==> flow/design.v <==
module qmult #(
    parameter N = 16,
    parameter Q = 10
)(
    input signed [N-1:0] a,
    input signed [N-1:0] b,
    output signed [N-1:0] out
);
    wire signed [2*N-1:0] temp;
    assign temp = a * b;
    assign out = temp[Q+N-1 : Q]; 
endmodule
module leaky_relu_layer #(
    parameter DATA_WIDTH = 16
)(
    input  wire clk,
    input  wire rst_n,
    input  wire valid_in,
    input  wire signed [DATA_WIDTH-1:0] data_in,
    output reg  valid_out,
    output reg  signed [DATA_WIDTH-1:0] data_out
);
    wire signed [DATA_WIDTH-1:0] val_shift_3;
    wire signed [DATA_WIDTH-1:0] val_shift_4;
    wire signed [DATA_WIDTH-1:0] val_shift_6;
    wire signed [DATA_WIDTH-1:0] neg_result;
    assign val_shift_3 = data_in >>> 3;  
    assign val_shift_4 = data_in >>> 4;  
    assign val_shift_6 = data_in >>> 6;  
    assign neg_result = val_shift_3 + val_shift_4 + val_shift_6;
    always @(posedge clk or negedge rst_n) begin
        if (!rst_n) begin
            valid_out <= 0;
            data_out  <= 0;
        end 
        else if (valid_in) begin
            valid_out <= 1;
            if (data_in >= 0) begin
                data_out <= data_in;
            end else begin
                data_out <= neg_result;
            end
        end 
        else begin
            valid_out <= 0;
        end
    end
endmodule
module upsample_layer_2d #(
    parameter IN_WIDTH   = 14, 
    parameter DATA_WIDTH = 16
)(
    input  wire clk, rst_n,
    input  wire valid_in,
    input  wire signed [DATA_WIDTH-1:0] data_in,
    output wire ready_in, 
    input  wire ready_out, 
    output reg  valid_out,
    output reg  signed [DATA_WIDTH-1:0] data_out
);
    localparam OUT_WIDTH = IN_WIDTH * 2;
    localparam S_READ_PIXEL  = 0;
    localparam S_EMIT_H_ZERO = 1; 
    localparam S_EMIT_V_ROW  = 2;
    reg [1:0] state;
    reg [15:0] col_cnt; 
    reg [15:0] row_cnt; 
    assign ready_in = (state == S_READ_PIXEL) && ready_out && (!valid_out || ready_out);
    always @(posedge clk or negedge rst_n) begin
        if (!rst_n) begin
            state <= S_READ_PIXEL;
            valid_out <= 0; data_out <= 0;
            col_cnt <= 0; row_cnt <= 0;
        end else begin
            if (valid_out && !ready_out) begin
                valid_out <= 1; 
            end else begin
                valid_out <= 0;  
                case (state)
                    S_READ_PIXEL: begin
                        if (valid_in && ready_out) begin
                            valid_out <= 1;
                            data_out  <= data_in;
                            state     <= S_EMIT_H_ZERO;
                        end
                    end
                    S_EMIT_H_ZERO: begin
                        if (ready_out) begin 
                            valid_out <= 1;
                            data_out  <= 0;
                            if (col_cnt == IN_WIDTH - 1) begin
                                col_cnt <= 0;
                                state   <= S_EMIT_V_ROW;
                            end else begin
                                col_cnt <= col_cnt + 1;
                                state   <= S_READ_PIXEL;
                            end
                        end
                    end
                    S_EMIT_V_ROW: begin
                        if (ready_out) begin
                            valid_out <= 1;
                            data_out  <= 0;
                            if (row_cnt == OUT_WIDTH - 1) begin
                                row_cnt <= 0;
                                state   <= S_READ_PIXEL;
                            end else begin
                                row_cnt <= row_cnt + 1;
                            end
                        end
                    end
                endcase
            end
        end
    end
endmodule
module zero_pad_layer #(
    parameter DATA_WIDTH = 16,
    parameter IMG_WIDTH  = 14,    
    parameter IMG_HEIGHT = 14,    
    parameter PAD_TOP    = 1,
    parameter PAD_BOTTOM = 2,
    parameter PAD_LEFT   = 1,
    parameter PAD_RIGHT  = 2
)(
    input  wire clk, rst_n,
    input  wire valid_in,
    input  wire signed [DATA_WIDTH-1:0] data_in,
    output wire ready_in,
    input  wire ready_out,
    output reg  valid_out,
    output reg  signed [DATA_WIDTH-1:0] data_out
);
    localparam TOTAL_WIDTH  = PAD_LEFT + IMG_WIDTH + PAD_RIGHT;
    localparam TOTAL_HEIGHT = PAD_TOP + IMG_HEIGHT + PAD_BOTTOM;
    reg [15:0] out_x;
    reg [15:0] out_y;
    reg frame_done; 
    reg [11:0] flush_cnt; 
    localparam FLUSH_CYCLES = 1024; 
    wire region_active_x = (out_x >= PAD_LEFT) && (out_x < PAD_LEFT + IMG_WIDTH);
    wire region_active_y = (out_y >= PAD_TOP)  && (out_y < PAD_TOP + IMG_HEIGHT);
    wire inside_content  = region_active_x && region_active_y;
    always @(*) begin
        if (frame_done) begin
            valid_out = 1'b0;
            data_out  = 0;
        end 
        else if (inside_content) begin
            valid_out = valid_in;
            data_out  = data_in;
        end else begin
            valid_out = 1'b1; 
            data_out  = {DATA_WIDTH{1'b0}};
        end
    end
    assign ready_in = !frame_done && (flush_cnt == 0) && inside_content && ready_out;
    wire fire_out = valid_out && ready_out;
    always @(posedge clk or negedge rst_n) begin
        if (!rst_n) begin
            out_x <= 0; out_y <= 0; frame_done <= 0; flush_cnt <= 0;
        end else begin
            if (flush_cnt > 0) begin
                if (fire_out) begin
                    if (flush_cnt == FLUSH_CYCLES) frame_done <= 1;
                    else flush_cnt <= flush_cnt + 1;
                end
            end
            else if (fire_out) begin
                if (out_x == TOTAL_WIDTH - 1) begin
                    out_x <= 0;
                    if (out_y == TOTAL_HEIGHT - 1) flush_cnt <= 1; 
                    else out_y <= out_y + 1;
                end else out_x <= out_x + 1;
            end
        end
    end
endmodule
module conv2d_4x4_layer #(
    parameter IMG_WIDTH  = 16,
    parameter DATA_WIDTH = 16
)(
    input  wire clk,
    input  wire rst_n,
    input  wire valid_in,
    input  wire signed [DATA_WIDTH-1:0] data_in,
    input  wire signed [DATA_WIDTH-1:0] w0, w1, w2, w3,
    input  wire signed [DATA_WIDTH-1:0] w4, w5, w6, w7,
    input  wire signed [DATA_WIDTH-1:0] w8, w9, w10, w11,
    input  wire signed [DATA_WIDTH-1:0] w12, w13, w14, w15,
    input  wire signed [DATA_WIDTH-1:0] bias,
    output reg  valid_out,
    output reg  signed [DATA_WIDTH-1:0] data_out
);
    reg signed [DATA_WIDTH-1:0] line_buff_0 [0:IMG_WIDTH-1];
    reg signed [DATA_WIDTH-1:0] line_buff_1 [0:IMG_WIDTH-1];
    reg signed [DATA_WIDTH-1:0] line_buff_2 [0:IMG_WIDTH-1];
    reg signed [DATA_WIDTH-1:0] win [0:15]; 
    wire signed [DATA_WIDTH-1:0] p[0:15]; 
    wire signed [DATA_WIDTH-1:0] sum;
    reg [9:0] x_cnt, y_cnt;
    integer i;
    qmult m0 (win[15], w0,  p[0]);
    qmult m1 (win[14], w1,  p[1]);
    qmult m2 (win[13], w2,  p[2]);
    qmult m3 (win[12], w3,  p[3]);
    qmult m4 (win[11], w4,  p[4]);
    qmult m5 (win[10], w5,  p[5]);
    qmult m6 (win[9],  w6,  p[6]);
    qmult m7 (win[8],  w7,  p[7]);
    qmult m8 (win[7],  w8,  p[8]);
    qmult m9 (win[6],  w9,  p[9]);
    qmult m10(win[5],  w10, p[10]);
    qmult m11(win[4],  w11, p[11]);
    qmult m12(win[3],  w12, p[12]);
    qmult m13(win[2],  w13, p[13]);
    qmult m14(win[1],  w14, p[14]);
    qmult m15(win[0],  w15, p[15]);
    assign sum = p[0] + p[1] + p[2] + p[3] + 
                 p[4] + p[5] + p[6] + p[7] + 
                 p[8] + p[9] + p[10] + p[11] +
                 p[12] + p[13] + p[14] + p[15] + bias;
    reg valid_req;
    always @(posedge clk or negedge rst_n) begin
        if (!rst_n) begin
            valid_req <= 0;
            valid_out <= 0;
            data_out  <= 0;
            x_cnt <= 0;
            y_cnt <= 0;
            for (i = 0; i < IMG_WIDTH; i = i + 1) begin
                line_buff_0[i] <= 0;
                line_buff_1[i] <= 0;
                line_buff_2[i] <= 0;
            end
            for (i = 0; i < 16; i = i + 1) begin
                win[i] <= 0;
            end
        end 
        else if (valid_in) begin
            line_buff_0[0] <= data_in;
            line_buff_1[0] <= line_buff_0[IMG_WIDTH-1];
            line_buff_2[0] <= line_buff_1[IMG_WIDTH-1];
            for (i = 1; i < IMG_WIDTH; i = i + 1) begin
                line_buff_0[i] <= line_buff_0[i-1];
                line_buff_1[i] <= line_buff_1[i-1];
                line_buff_2[i] <= line_buff_2[i-1];
            end
            win[0] <= data_in; 
            win[1] <= win[0]; win[2] <= win[1]; win[3] <= win[2];
            win[4] <= line_buff_0[IMG_WIDTH-1];
            win[5] <= win[4]; win[6] <= win[5]; win[7] <= win[6];
            win[8] <= line_buff_1[IMG_WIDTH-1];
            win[9] <= win[8]; win[10] <= win[9]; win[11] <= win[10];
            win[12] <= line_buff_2[IMG_WIDTH-1];
            win[13] <= win[12]; win[14] <= win[13]; win[15] <= win[14];
            if (x_cnt == IMG_WIDTH-1) begin
                x_cnt <= 0;
                y_cnt <= y_cnt + 1;
            end else begin
                x_cnt <= x_cnt + 1;
            end
            if (y_cnt >= 3 && x_cnt >= 3) 
                valid_req <= 1;
            else
                valid_req <= 0;
            valid_out <= valid_req;
            data_out  <= sum;
        end
        else begin
            valid_out <= valid_req;
            data_out  <= sum;
            valid_req <= 0;
        end
    end
endmodule
module trans_conv2d_padded_layer #(
    parameter IN_WIDTH   = 7,
    parameter DATA_WIDTH = 16,
    parameter PAD_TOP    = 1,
    parameter PAD_BOTTOM = 2,
    parameter PAD_LEFT   = 1,
    parameter PAD_RIGHT  = 2
)(
    input  wire clk, rst_n,
    input  wire valid_in,
    input  wire signed [DATA_WIDTH-1:0] data_in,
    output wire ready_out, 
    input  wire signed [DATA_WIDTH-1:0] w0,w1,w2,w3,w4,w5,w6,w7,
    input  wire signed [DATA_WIDTH-1:0] w8,w9,w10,w11,w12,w13,w14,w15,
    input  wire signed [DATA_WIDTH-1:0] bias,
    output wire valid_out,
    output wire signed [DATA_WIDTH-1:0] data_out
);
    wire up_valid, up_ready;
    wire signed [DATA_WIDTH-1:0] up_data;
    upsample_layer_2d #(
        .IN_WIDTH(IN_WIDTH), 
        .DATA_WIDTH(DATA_WIDTH)
    ) upsample_inst (
        .clk(clk), .rst_n(rst_n),
        .valid_in(valid_in), .data_in(data_in), .ready_in(ready_out),
        .ready_out(up_ready), .valid_out(up_valid), .data_out(up_data)
    );
    wire pad_valid, pad_ready;
    wire signed [DATA_WIDTH-1:0] pad_data;
    zero_pad_layer #(
        .DATA_WIDTH(DATA_WIDTH),
        .IMG_WIDTH(IN_WIDTH * 2),    
        .IMG_HEIGHT(IN_WIDTH * 2),   
        .PAD_TOP(PAD_TOP), .PAD_BOTTOM(PAD_BOTTOM),
        .PAD_LEFT(PAD_LEFT), .PAD_RIGHT(PAD_RIGHT)
    ) pad_inst (
        .clk(clk), .rst_n(rst_n),
        .valid_in(up_valid), .data_in(up_data), .ready_in(up_ready),
        .ready_out(pad_ready), .valid_out(pad_valid), .data_out(pad_data)
    );
    localparam CONV_IN_WIDTH = (IN_WIDTH * 2) + PAD_LEFT + PAD_RIGHT;
    conv2d_4x4_layer #(
        .IMG_WIDTH(CONV_IN_WIDTH), 
        .DATA_WIDTH(DATA_WIDTH)
    ) conv_inst (
        .clk(clk), .rst_n(rst_n),
        .valid_in(pad_valid), .data_in(pad_data), 
        .w0(w0), .w1(w1), .w2(w2), .w3(w3), .w4(w4), .w5(w5), .w6(w6), .w7(w7),
        .w8(w8), .w9(w9), .w10(w10), .w11(w11), .w12(w12), .w13(w13), .w14(w14), .w15(w15),
        .bias(bias),
        .valid_out(valid_out), .data_out(data_out)
    );
    assign pad_ready = 1'b1; 
endmodule
module w_dec2 #(parameter DATA_WIDTH=16)(
    output wire signed [DATA_WIDTH-1:0] w0, output wire signed [DATA_WIDTH-1:0] w1, output wire signed [DATA_WIDTH-1:0] w2, output wire signed [DATA_WIDTH-1:0] w3, output wire signed [DATA_WIDTH-1:0] w4, output wire signed [DATA_WIDTH-1:0] w5, output wire signed [DATA_WIDTH-1:0] w6, output wire signed [DATA_WIDTH-1:0] w7, output wire signed [DATA_WIDTH-1:0] w8, output wire signed [DATA_WIDTH-1:0] w9, output wire signed [DATA_WIDTH-1:0] w10, output wire signed [DATA_WIDTH-1:0] w11, output wire signed [DATA_WIDTH-1:0] w12, output wire signed [DATA_WIDTH-1:0] w13, output wire signed [DATA_WIDTH-1:0] w14, output wire signed [DATA_WIDTH-1:0] w15, output wire signed [DATA_WIDTH-1:0] bias
);
    assign w0 = 16'h0114;  
    assign w1 = 16'h0108;  
    assign w2 = 16'h00ee;  
    assign w3 = 16'h00fa;  
    assign w4 = 16'h00e9;  
    assign w5 = 16'h00dd;  
    assign w6 = 16'h00cf;  
    assign w7 = 16'h00d9;  
    assign w8 = 16'h00ed;  
    assign w9 = 16'h00d6;  
    assign w10 = 16'h00e7;  
    assign w11 = 16'h00f3;  
    assign w12 = 16'h010e;  
    assign w13 = 16'h00fa;  
    assign w14 = 16'h0104;  
    assign w15 = 16'h0106;  
    assign bias = 16'h0001;  
endmodule
module figan_upconv #(
    parameter DATA_WIDTH = 16
)(
    input  wire clk,
    input  wire rst_n,
    input  wire valid_in,
    input  wire signed [DATA_WIDTH-1:0] data_in,
    output wire ready_out,
    output wire valid_out,
    output wire signed [DATA_WIDTH-1:0] data_out
);
    wire signed [DATA_WIDTH-1:0] w_d2 [0:15]; wire signed [DATA_WIDTH-1:0] b_d2;
    w_dec2 w_d2_inst (.w0(w_d2[0]), .w1(w_d2[1]), .w2(w_d2[2]), .w3(w_d2[3]), .w4(w_d2[4]), .w5(w_d2[5]), .w6(w_d2[6]), .w7(w_d2[7]), .w8(w_d2[8]), .w9(w_d2[9]), .w10(w_d2[10]), .w11(w_d2[11]), .w12(w_d2[12]), .w13(w_d2[13]), .w14(w_d2[14]), .w15(w_d2[15]), .bias(b_d2));
    wire val_d2; wire signed [DATA_WIDTH-1:0] dat_d2;
    trans_conv2d_padded_layer #(
        .IN_WIDTH(14), .DATA_WIDTH(DATA_WIDTH),
        .PAD_TOP(2), .PAD_BOTTOM(3),
        .PAD_LEFT(2), .PAD_RIGHT(3)
    ) dec2 (
        .clk(clk), .rst_n(rst_n), .valid_in(valid_in), .data_in(data_in), .ready_out(ready_out),
        .w0(w_d2[0]), .w1(w_d2[1]), .w2(w_d2[2]), .w3(w_d2[3]), .w4(w_d2[4]), .w5(w_d2[5]), .w6(w_d2[6]), .w7(w_d2[7]), .w8(w_d2[8]), .w9(w_d2[9]), .w10(w_d2[10]), .w11(w_d2[11]), .w12(w_d2[12]), .w13(w_d2[13]), .w14(w_d2[14]), .w15(w_d2[15]), .bias(b_d2), .valid_out(val_d2), .data_out(dat_d2)
    );
    leaky_relu_layer #(.DATA_WIDTH(DATA_WIDTH)) act_d2 (.clk(clk), .rst_n(rst_n), .valid_in(val_d2), .data_in(dat_d2), .valid_out(valid_out), .data_out(data_out));
endmodule
Reports on figan_upconv:

Tool output for the design above before and after an edit, in the order of the flow.
"unedited" refers to lines of the RTL above, "edited" to lines of the edited file.
"difference" is "edited" less "unedited", of the values as shown; "rel. change" is that difference over "unedited", in percent.
Operators carry their Yosys type and port widths (W data, S select, Z words).
Not given: --

* top: figan_upconv
* clock: clk
* standard-cell library: sky130hd
* corner: tt_025C_1v80

Diff:

The edit as a unified diff against the file above.
This change comes from a script, not from a designer. The edited design behaves differently; no optimisation was intended.

```diff
@@ -217,8 +217,8 @@
     qmult m14(win[1],  w14, p[14]);
     qmult m15(win[0],  w15, p[15]);
-    assign sum = p[0] + p[1] + p[2] + p[3] + 
+    assign sum = (p[0] + p[1] + p[2] + p[3] + 
                  p[4] + p[5] + p[6] + p[7] + 
                  p[8] + p[9] + p[10] + p[11] +
-                 p[12] + p[13] + p[14] + p[15] + bias;
+                 p[12] + p[13] | p[14]) + p[15] + bias;
     reg valid_req;
     always @(posedge clk or negedge rst_n) begin
```

After elaboration:

Yosys after proc, flatten, opt, wreduce and memory -nomap, before mapping. Print and check cells are not counted. Equal cells are merged and count once.

Storage and ports
* output and inout port bits: unedited 18, edited 18, difference 0, rel. change 0.00%
* cells after elaboration: unedited 245, edited 245, difference 0, rel. change 0.00%
* register bits after elaboration: unedited 1799, edited 1799, difference 0, rel. change 0.00%
* bits of input ports: unedited 19, edited 19, difference 0, rel. change 0.00%

Operators by class
* bitwise logic cells: unedited 3, edited 4, difference +1, rel. change +33.33%
* reduce/logical cells: unedited 29, edited 29, difference 0, rel. change 0.00%
* multipliers: unedited 16, edited 16, difference 0, rel. change 0.00%
* order comparisons: unedited 8, edited 8, difference 0, rel. change 0.00%
* mux-type cells: unedited 31, edited 31, difference 0, rel. change 0.00%
* add/sub/neg operators: unedited 25, edited 24, difference -1, rel. change -4.00%
* equal/unequal tests: unedited 14, edited 14, difference 0, rel. change 0.00%

Operators with widths
* $add A16 B16 Y16: unedited 4, edited 3, difference -1, rel. change -25.00%
* $or A16 B16 Y16: unedited 0, edited 1, difference +1
* $add A16 B15 Y16: unedited 11, edited 11, difference 0, rel. change 0.00%
* $logic_and A1 B1 Y1: unedited 10, edited 10, difference 0, rel. change 0.00%
* $mul A16 B9 Y25 const B: unedited 9, edited 9, difference 0, rel. change 0.00%
* $mux W1: unedited 8, edited 8, difference 0, rel. change 0.00%
* $mux W16: unedited 8, edited 8, difference 0, rel. change 0.00%
* $mul A16 B8 Y24 const B: unedited 6, edited 6, difference 0, rel. change 0.00%
* $mux W12: unedited 6, edited 6, difference 0, rel. change 0.00%
* $mux W2: unedited 5, edited 5, difference 0, rel. change 0.00%
* $ne A2 B2 Y1 const B: unedited 5, edited 5, difference 0, rel. change 0.00%
* $add A16 B1 Y16 const B: unedited 4, edited 4, difference 0, rel. change 0.00%
* $logic_not A1 Y1: unedited 3, edited 3, difference 0, rel. change 0.00%
* $not A1 Y1: unedited 3, edited 3, difference 0, rel. change 0.00%
* $reduce_and A3 Y1: unedited 3, edited 3, difference 0, rel. change 0.00%
* $reduce_and A4 Y1: unedited 3, edited 3, difference 0, rel. change 0.00%
* $add A10 B1 Y10 const B: unedited 2, edited 2, difference 0, rel. change 0.00%
* $eq A16 B6 Y1 const B: unedited 2, edited 2, difference 0, rel. change 0.00%
* $ge A10 B2 Y1 const B: unedited 2, edited 2, difference 0, rel. change 0.00%
* $ge A16 B2 Y1 const B: unedited 2, edited 2, difference 0, rel. change 0.00%
* $lt A16 B5 Y1 const B: unedited 2, edited 2, difference 0, rel. change 0.00%
* $reduce_and A2 Y1: unedited 2, edited 2, difference 0, rel. change 0.00%
* $reduce_bool A2 Y1: unedited 2, edited 2, difference 0, rel. change 0.00%
* $add A12 B1 Y12 const B: unedited 1, edited 1, difference 0, rel. change 0.00%
* $add A13 B12 Y14: unedited 1, edited 1, difference 0, rel. change 0.00%
* $add A14 B10 Y15: unedited 1, edited 1, difference 0, rel. change 0.00%
* $add A16 B2 Y16 const B: unedited 1, edited 1, difference 0, rel. change 0.00%
* $eq A10 B6 Y1 const B: unedited 1, edited 1, difference 0, rel. change 0.00%

Not every row of either side is listed.

Logic depth:

Longest topological path by Yosys (ltp), each cell counted once; first at word level (registers and memories cut), then after technology mapping (sequential cells cut; the memories' decode and read muxes count).

Logic depth
* depth after elaboration: unedited 17, edited 17, difference 0, rel. change 0.00%
* ABC_AREA: unedited 0, edited 0
* depth in mapped cells: unedited 41, edited 48, difference +7, rel. change +17.07%
* gate-level depth less buffers: unedited 41, edited 48, difference +7, rel. change +17.07%

After synthesis:

Yosys stat after the flow's synthesis: flattened, memories mapped to cells. It holds for the ABC_AREA given above (unset counts as 0); a run with the other value may have another netlist.

Cell types
* sky130_fd_sc_hd__buf_2: unedited 157, edited 0, difference -157, rel. change -100.00%
* sky130_fd_sc_hd__clkbuf_1: unedited 220, edited 352, difference +132, rel. change +60.00%
* sky130_fd_sc_hd__inv_1: unedited 1570, edited 1484, difference -86, rel. change -5.48%
* sky130_fd_sc_hd__nand2_1: unedited 4770, edited 4804, difference +34, rel. change +0.71%
* sky130_fd_sc_hd__fa_1: unedited 839, edited 808, difference -31, rel. change -3.69%
* sky130_fd_sc_hd__buf_1: unedited 4, edited 30, difference +26, rel. change +650.00%
* sky130_fd_sc_hd__o21bai_1: unedited 13, edited 33, difference +20, rel. change +153.85%
* sky130_fd_sc_hd__nor2_1: unedited 203, edited 221, difference +18, rel. change +8.87%
* sky130_fd_sc_hd__xor2_1: unedited 106, edited 124, difference +18, rel. change +16.98%
* sky130_fd_sc_hd__ha_1: unedited 965, edited 979, difference +14, rel. change +1.45%
* sky130_fd_sc_hd__nor2b_1: unedited 36, edited 50, difference +14, rel. change +38.89%
* sky130_fd_sc_hd__o21ai_0: unedited 240, edited 230, difference -10, rel. change -4.17%
* sky130_fd_sc_hd__nor3_1: unedited 66, edited 75, difference +9, rel. change +13.64%
* sky130_fd_sc_hd__and3_1: unedited 28, edited 37, difference +9, rel. change +32.14%
* sky130_fd_sc_hd__o21ai_1: unedited 20, edited 14, difference -6, rel. change -30.00%
* sky130_fd_sc_hd__nand4_1: unedited 31, edited 26, difference -5, rel. change -16.13%
* sky130_fd_sc_hd__o2111ai_1: unedited 5, edited 0, difference -5, rel. change -100.00%
* sky130_fd_sc_hd__o22ai_1: unedited 0, edited 5, difference +5

Not every row of either side is listed.

Synthesis totals
* buffer cells: unedited 381, edited 382, difference +1, rel. change +0.26%
* standard cells after synthesis: unedited 11880, edited 11868, difference -12, rel. change -0.10%
* flip-flops: unedited 1800, edited 1800, difference 0, rel. change 0.00%
* mapped area (sq um): unedited 109428.7, edited 108808.1, difference -620.6, rel. change -0.57%

By module: a second synthesis without flattening, with its own total; a netlist apart from the flattened one above.

Second synthesis, totals
* cells (unflattened synthesis): unedited 19706, edited 19787, difference +81, rel. change +0.41%
* area (unflattened synthesis) (sq um): unedited 205362.0, edited 207162.4, difference +1800.4, rel. change +0.88%

Each row is one instance without its submodules.

By module, unedited
* qmult: area 8029.0 sq um, sequential area 0.0 sq um, cells 910, instances 16
* conv2d_4x4_layer: area 68444.4 sq um, sequential area 42190.5 sq um, cells 4218, instances 1
* zero_pad_layer: area 2581.2 sq um, sequential area 1126.1 sq um, cells 268, instances 1
* upsample_layer_2d: area 2354.8 sq um, sequential area 1302.5 sq um, cells 231, instances 1
* w_dec2: area 2049.5 sq um, sequential area 0.0 sq um, cells 274, instances 1
* leaky_relu_layer #(DATA_WIDTH=16): area 1465.2 sq um, sequential area 425.4 sq um, cells 154, instances 1
* trans_conv2d_padded_layer: area 3.8 sq um, sequential area 0.0 sq um, cells 1, instances 1
* figan_upconv: area 0.0 sq um, sequential area 0.0 sq um, cells 0, instances 1

By module, edited
* qmult: area 8169.1 sq um, sequential area 0.0 sq um, cells 916, instances 16
* conv2d_4x4_layer: area 68002.7 sq um, sequential area 42190.5 sq um, cells 4203, instances 1
* zero_pad_layer: area 2581.2 sq um, sequential area 1126.1 sq um, cells 268, instances 1
* upsample_layer_2d: area 2354.8 sq um, sequential area 1302.5 sq um, cells 231, instances 1
* w_dec2: area 2049.5 sq um, sequential area 0.0 sq um, cells 274, instances 1
* leaky_relu_layer #(DATA_WIDTH=16): area 1465.2 sq um, sequential area 425.4 sq um, cells 154, instances 1
* trans_conv2d_padded_layer: area 3.8 sq um, sequential area 0.0 sq um, cells 1, instances 1
* figan_upconv: area 0.0 sq um, sequential area 0.0 sq um, cells 0, instances 1

Worst setup path after synthesis:

Source: OpenSTA report_checks on the synthesized netlist (no wires, ideal clock, input and output delay 20% of the period each), path of least setup slack; recovery checks are left aside. Register names are those of the netlist, which keeps one name where synthesis merged equal registers.

Timing path post-synthesis
* path type: unedited flip-flop to flip-flop, edited flip-flop to flip-flop
* start: unedited register (no name shown), edited register (no name shown)
* end: unedited register dec2.conv_inst.data_out[15], edited register dec2.conv_inst.data_out[15]
* period (ns): unedited 13.0, edited 13.0, difference 0.0, rel. change 0.00%
* path delay (ns): unedited 9.761, edited 10.431, difference +0.670, rel. change +6.86%
* stages: unedited 41, edited 44, difference +3, rel. change +7.32%
* path buffers: unedited 0, edited 0, difference 0
* setup time (ns): unedited 0.136, edited 0.134, difference -0.002
* slack (ns): unedited 3.239, edited 2.569, difference -0.670
* arrival time (ns): unedited 9.625, edited 10.297, difference +0.672, rel. change +6.98%
* time at the first pin (ns): unedited 0.000, edited 0.000, difference 0.000
* period reached after synthesis (ns): unedited 9.761, edited 10.431, difference +0.670, rel. change +6.86%

"path delay" is the arrival time less input delay plus setup time.
"stages": output pins that drive a net of the path, with the launching flip-flop's if there is one; two outputs of one cell count as two.
"period reached after synthesis" = period - worst setup slack (recovery checks aside). The figure is calculated, with input and output delays left at 20% of the set period.
The rows between start and end are the longest chain of elaborated cells between them; the timing report does not say that the signal goes this way. Where chains are equally long, one stands for them.
Each line given opens the expression or statement behind the cell; cells for indexed reads and writes are added by Yosys, which also makes memories of some case tables.
At most two assigning lines are given for a register; there are more.

On the way, post-synthesis, unedited:
* cells stage by stage: sky130_fd_sc_hd__dfrtp_1 sky130_fd_sc_hd__inv_1 sky130_fd_sc_hd__fa_1 sky130_fd_sc_hd__inv_1 sky130_fd_sc_hd__ha_1 sky130_fd_sc_hd__ha_1 sky130_fd_sc_hd__inv_1 sky130_fd_sc_hd__fa_1 sky130_fd_sc_hd__inv_1 sky130_fd_sc_hd__ha_1 sky130_fd_sc_hd__a41o_1 sky130_fd_sc_hd__a21o_1 sky130_fd_sc_hd__a2111oi_4 sky130_fd_sc_hd__o21bai_2 sky130_fd_sc_hd__a2111oi_4 sky130_fd_sc_hd__a21oi_1 sky130_fd_sc_hd__a21o_1 sky130_fd_sc_hd__a21o_1 (+5 left out) sky130_fd_sc_hd__fa_1 sky130_fd_sc_hd__fa_1 sky130_fd_sc_hd__fa_1 sky130_fd_sc_hd__inv_1 sky130_fd_sc_hd__fa_1 sky130_fd_sc_hd__inv_1 sky130_fd_sc_hd__ha_1 sky130_fd_sc_hd__o21ai_0 sky130_fd_sc_hd__nand2_1 sky130_fd_sc_hd__a31oi_1 sky130_fd_sc_hd__nor2b_1 sky130_fd_sc_hd__o21a_1 sky130_fd_sc_hd__nor4_1 sky130_fd_sc_hd__nor3_1 sky130_fd_sc_hd__a31o_2 sky130_fd_sc_hd__xnor3_1 sky130_fd_sc_hd__xnor3_1 sky130_fd_sc_hd__xor3_1
* cells in the longest elaborated chain: 12
* elaborated cells on any way between the ends: 12
* classes of those cells: add/sub: 11; mul: 1

Ends and longest elaborated chain, post-synthesis, unedited
* $mul A16 B9 Y25: RTL line 10 `assign temp = a * b;`
* $add A16 B15 Y16 x6: RTL line 219 `assign sum = p[0] + p[1] + p[2] + p[3] +`
* $add A16 B16 Y16: RTL line 219
* $add A16 B15 Y16: RTL line 219
* $add A16 B16 Y16 x2: RTL line 219
* $add A16 B2 Y16: RTL line 219
* to (assign): RTL line 268 `data_out  <= sum;`
* to (assign): RTL line 272 `data_out  <= sum;`
* to (decl): RTL line 193 `output reg  signed [DATA_WIDTH-1:0] data_out`

On the way, post-synthesis, edited:
* cells stage by stage: sky130_fd_sc_hd__dfrtp_1 sky130_fd_sc_hd__inv_1 sky130_fd_sc_hd__fa_1 sky130_fd_sc_hd__inv_1 sky130_fd_sc_hd__ha_1 sky130_fd_sc_hd__ha_1 sky130_fd_sc_hd__inv_1 sky130_fd_sc_hd__fa_1 sky130_fd_sc_hd__inv_1 sky130_fd_sc_hd__ha_1 sky130_fd_sc_hd__nand4_1 sky130_fd_sc_hd__o21bai_1 sky130_fd_sc_hd__a21o_1 sky130_fd_sc_hd__a21o_1 sky130_fd_sc_hd__a21o_1 sky130_fd_sc_hd__a21oi_1 sky130_fd_sc_hd__o21ai_1 sky130_fd_sc_hd__o221a_2 (+8 left out) sky130_fd_sc_hd__fa_1 sky130_fd_sc_hd__fa_1 sky130_fd_sc_hd__fa_1 sky130_fd_sc_hd__inv_1 sky130_fd_sc_hd__fa_1 sky130_fd_sc_hd__inv_1 sky130_fd_sc_hd__ha_1 sky130_fd_sc_hd__or3_1 sky130_fd_sc_hd__nor3_1 sky130_fd_sc_hd__nor3_1 sky130_fd_sc_hd__a31oi_1 sky130_fd_sc_hd__xnor2_1 sky130_fd_sc_hd__xnor2_1 sky130_fd_sc_hd__xnor2_1 sky130_fd_sc_hd__xnor3_1 sky130_fd_sc_hd__xor2_1 sky130_fd_sc_hd__a21oi_2 sky130_fd_sc_hd__xnor3_1
* cells in the longest elaborated chain: 12
* elaborated cells on any way between the ends: 12
* classes of those cells: add/sub: 10; mul: 1; logic: 1

Ends and longest elaborated chain, post-synthesis, edited
* $mul A16 B9 Y25: RTL line 10 `assign temp = a * b;`
* $add A16 B15 Y16 x6: RTL line 219 `assign sum = (p[0] + p[1] + p[2] + p[3] +`
* $add A16 B16 Y16: RTL line 219
* $add A16 B15 Y16: RTL line 219
* $or A16 B16 Y16: RTL line 219
* $add A16 B16 Y16: RTL line 219
* $add A16 B2 Y16: RTL line 219
* to (assign): RTL line 268 `data_out  <= sum;`
* to (assign): RTL line 272 `data_out  <= sum;`
* to (decl): RTL line 193 `output reg  signed [DATA_WIDTH-1:0] data_out`

Timing after layout:

From the final timing report of the runs of pair 1: the path of least setup slack in the routed layout; clock arrival at registers is part of the times.

Timing path post-layout
* path type: unedited flip-flop to flip-flop, edited flip-flop to flip-flop
* start: unedited register dec2.conv_inst.win[5][3], edited register (no name shown)
* end: unedited register dec2.conv_inst.data_out[15], edited register dec2.conv_inst.data_out[15]
* stages: unedited 40, edited 45, difference +5, rel. change +12.50%
* path buffers: unedited 0, edited 3, difference +3
* setup time (ns): unedited 0.13, edited 0.12, difference -0.01
* slack (ns): unedited 0.65, edited 0.41, difference -0.24
* time at the first pin (ns): unedited 0.84, edited 0.86, difference +0.02, rel. change +2.38%
* period (ns): unedited 10.9, edited 10.9, difference 0.0, rel. change 0.00%
* arrival time (ns): unedited 10.97, edited 11.18, difference +0.21, rel. change +1.91%

The rows between start and end are the longest chain of elaborated cells between them; the timing report does not say that the signal goes this way. Where chains are equally long, one stands for them.
At most two assigning lines are given for a register; there are more.

On the way, post-layout, unedited:
* cells stage by stage: sky130_fd_sc_hd__dfrtp_1 sky130_fd_sc_hd__inv_1 sky130_fd_sc_hd__fa_1 sky130_fd_sc_hd__inv_1 sky130_fd_sc_hd__ha_1 sky130_fd_sc_hd__ha_1 sky130_fd_sc_hd__ha_1 sky130_fd_sc_hd__ha_1 sky130_fd_sc_hd__a41o_1 sky130_fd_sc_hd__a21o_1 sky130_fd_sc_hd__a21o_1 sky130_fd_sc_hd__a21o_1 sky130_fd_sc_hd__a311oi_1 sky130_fd_sc_hd__nor2b_1 sky130_fd_sc_hd__nor2_1 sky130_fd_sc_hd__nor2b_1 sky130_fd_sc_hd__nor2_1 sky130_fd_sc_hd__xnor2_1 (+4 left out) sky130_fd_sc_hd__inv_1 sky130_fd_sc_hd__fa_1 sky130_fd_sc_hd__fa_1 sky130_fd_sc_hd__inv_1 sky130_fd_sc_hd__fa_1 sky130_fd_sc_hd__inv_1 sky130_fd_sc_hd__ha_1 sky130_fd_sc_hd__a211oi_1 sky130_fd_sc_hd__o21ai_1 sky130_fd_sc_hd__a31oi_2 sky130_fd_sc_hd__nor2b_1 sky130_fd_sc_hd__o21a_1 sky130_fd_sc_hd__nor4_2 sky130_fd_sc_hd__nor3_1 sky130_fd_sc_hd__a31o_2 sky130_fd_sc_hd__xnor3_1 sky130_fd_sc_hd__xnor3_1 sky130_fd_sc_hd__xor3_1
* cells in the longest elaborated chain: 8
* elaborated cells on any way between the ends: 8
* classes of those cells: add/sub: 7; mul: 1

Ends and longest elaborated chain, post-layout, unedited
* from (decl): RTL line 198 `reg signed [DATA_WIDTH-1:0] win [0:15];`
* from (assign): RTL line 237 `win[i] <= 0;`
* from (assign): RTL line 252 `win[5] <= win[4]; win[6] <= win[5]; win[7] <= win[6];`
* $mul A16 B9 Y25: RTL line 10 `assign temp = a * b;`
* $add A16 B15 Y16 x2: RTL line 219 `assign sum = p[0] + p[1] + p[2] + p[3] +`
* $add A16 B16 Y16: RTL line 219
* $add A16 B15 Y16: RTL line 219
* $add A16 B16 Y16 x2: RTL line 219
* $add A16 B2 Y16: RTL line 219
* to (assign): RTL line 268 `data_out  <= sum;`
* to (assign): RTL line 272 `data_out  <= sum;`
* to (decl): RTL line 193 `output reg  signed [DATA_WIDTH-1:0] data_out`

On the way, post-layout, edited:
* cells stage by stage: sky130_fd_sc_hd__dfrtp_1 sky130_fd_sc_hd__buf_6 sky130_fd_sc_hd__ha_4 sky130_fd_sc_hd__inv_1 sky130_fd_sc_hd__fa_1 sky130_fd_sc_hd__inv_2 sky130_fd_sc_hd__fa_1 sky130_fd_sc_hd__fa_1 sky130_fd_sc_hd__ha_1 sky130_fd_sc_hd__a21o_1 sky130_fd_sc_hd__a211oi_2 sky130_fd_sc_hd__buf_4 sky130_fd_sc_hd__nor3b_1 sky130_fd_sc_hd__nor2_1 sky130_fd_sc_hd__nor2b_1 sky130_fd_sc_hd__nor2_1 sky130_fd_sc_hd__buf_4 sky130_fd_sc_hd__xor2_2 (+9 left out) sky130_fd_sc_hd__ha_4 sky130_fd_sc_hd__nor2b_4 sky130_fd_sc_hd__o31a_1 sky130_fd_sc_hd__nor2_1 sky130_fd_sc_hd__nor2_1 sky130_fd_sc_hd__o21a_1 sky130_fd_sc_hd__o21a_1 sky130_fd_sc_hd__nor2_2 sky130_fd_sc_hd__xor2_2 sky130_fd_sc_hd__nand2_2 sky130_fd_sc_hd__ha_4 sky130_fd_sc_hd__or3_4 sky130_fd_sc_hd__o21ai_2 sky130_fd_sc_hd__a21oi_2 sky130_fd_sc_hd__a31o_2 sky130_fd_sc_hd__a21o_1 sky130_fd_sc_hd__a21oi_2 sky130_fd_sc_hd__xnor3_1
* cells in the longest elaborated chain: 10
* elaborated cells on any way between the ends: 10
* classes of those cells: add/sub: 8; mul: 1; logic: 1

Ends and longest elaborated chain, post-layout, edited
* $mul A16 B9 Y25: RTL line 10 `assign temp = a * b;`
* $add A16 B15 Y16 x4: RTL line 219 `assign sum = (p[0] + p[1] + p[2] + p[3] +`
* $add A16 B16 Y16: RTL line 219
* $add A16 B15 Y16: RTL line 219
* $or A16 B16 Y16: RTL line 219
* $add A16 B16 Y16: RTL line 219
* $add A16 B2 Y16: RTL line 219
* to (assign): RTL line 268 `data_out  <= sum;`
* to (assign): RTL line 272 `data_out  <= sum;`
* to (decl): RTL line 193 `output reg  signed [DATA_WIDTH-1:0] data_out`

Flow runs:

Runs of the flow (Yosys, OpenROAD) on both versions; the two runs of a pair have the same settings. The constraints put input and output delay at 20% of the set period each and load the outputs with 0.01 pF.

Settings, pair 1:
* period_ns: 10.9
* CAP_MARGIN: 20
* CORE_MARGIN: 2
* CORE_UTILIZATION: 40
* SLEW_MARGIN: 20

Results, pair 1
* clock period achieved (ns): unedited 10.253, edited 10.491, difference +0.238, rel. change +2.32%
* setup slack of the critical path (ns): unedited 0.647, edited 0.409, difference -0.238
* utilization after routing (%): unedited 44.0, edited 44.8, difference +0.8
* synthesis area (sq um): unedited 109428.7, edited 108808.1, difference -620.6, rel. change -0.57%
* standard-cell area after layout (sq um): unedited 120118.0, edited 121185.0, difference +1067.0, rel. change +0.89%
* die outline area (sq um): unedited 277771.0, edited 276208.0, difference -1563.0, rel. change -0.56%
* final setup TNS (ns): unedited 0.000, edited 0.000, difference 0.000
* final worst hold slack (ns): unedited 0.349, edited 0.390, difference +0.041
* overall power (mW): unedited 13.785, edited 13.850, difference +0.065, rel. change +0.47%

Settings, pair 2:
* ABC_AREA: 0
* CELL_PAD_IN_SITES_DETAIL_PLACEMENT: 2
* CELL_PAD_IN_SITES_GLOBAL_PLACEMENT: 2
* CORE_MARGIN: 5
* CORE_UTILIZATION: 26
* CTS_CLUSTER_DIAMETER: 344
* GPL_TIMING_DRIVEN: 0
* PLACE_DENSITY_LB_ADDON: 0.13
* SETUP_SLACK_MARGIN: 0.26
* period_ns: 6.84
* CAP_MARGIN: 20
* SLEW_MARGIN: 20

Results, pair 2
* clock period achieved (ns): unedited 10.205, edited 10.938, difference +0.733, rel. change +7.18%
* setup slack of the critical path (ns): unedited -3.365, edited -4.098, difference -0.733
* utilization after routing (%): unedited 30.2, edited 30.3, difference +0.1
* synthesis area (sq um): unedited 109428.7, edited 108808.1, difference -620.6, rel. change -0.57%
* standard-cell area after layout (sq um): unedited 126616.0, edited 126519.0, difference -97.0, rel. change -0.08%
* die outline area (sq um): unedited 433952.0, edited 431531.0, difference -2421.0, rel. change -0.56%
* final setup TNS (ns): unedited -28.596, edited -43.071, difference -14.475
* final worst hold slack (ns): unedited 0.361, edited 0.348, difference -0.013
* overall power (mW): unedited 23.124, edited 23.390, difference +0.266, rel. change +1.15%

By "clock period achieved" is meant the clock period of the run minus its worst setup slack. This is arithmetic on one report: input and output delays are still those of the set period (20% each).
"overall power" is the tool's figure for a default switching activity; nothing was simulated.
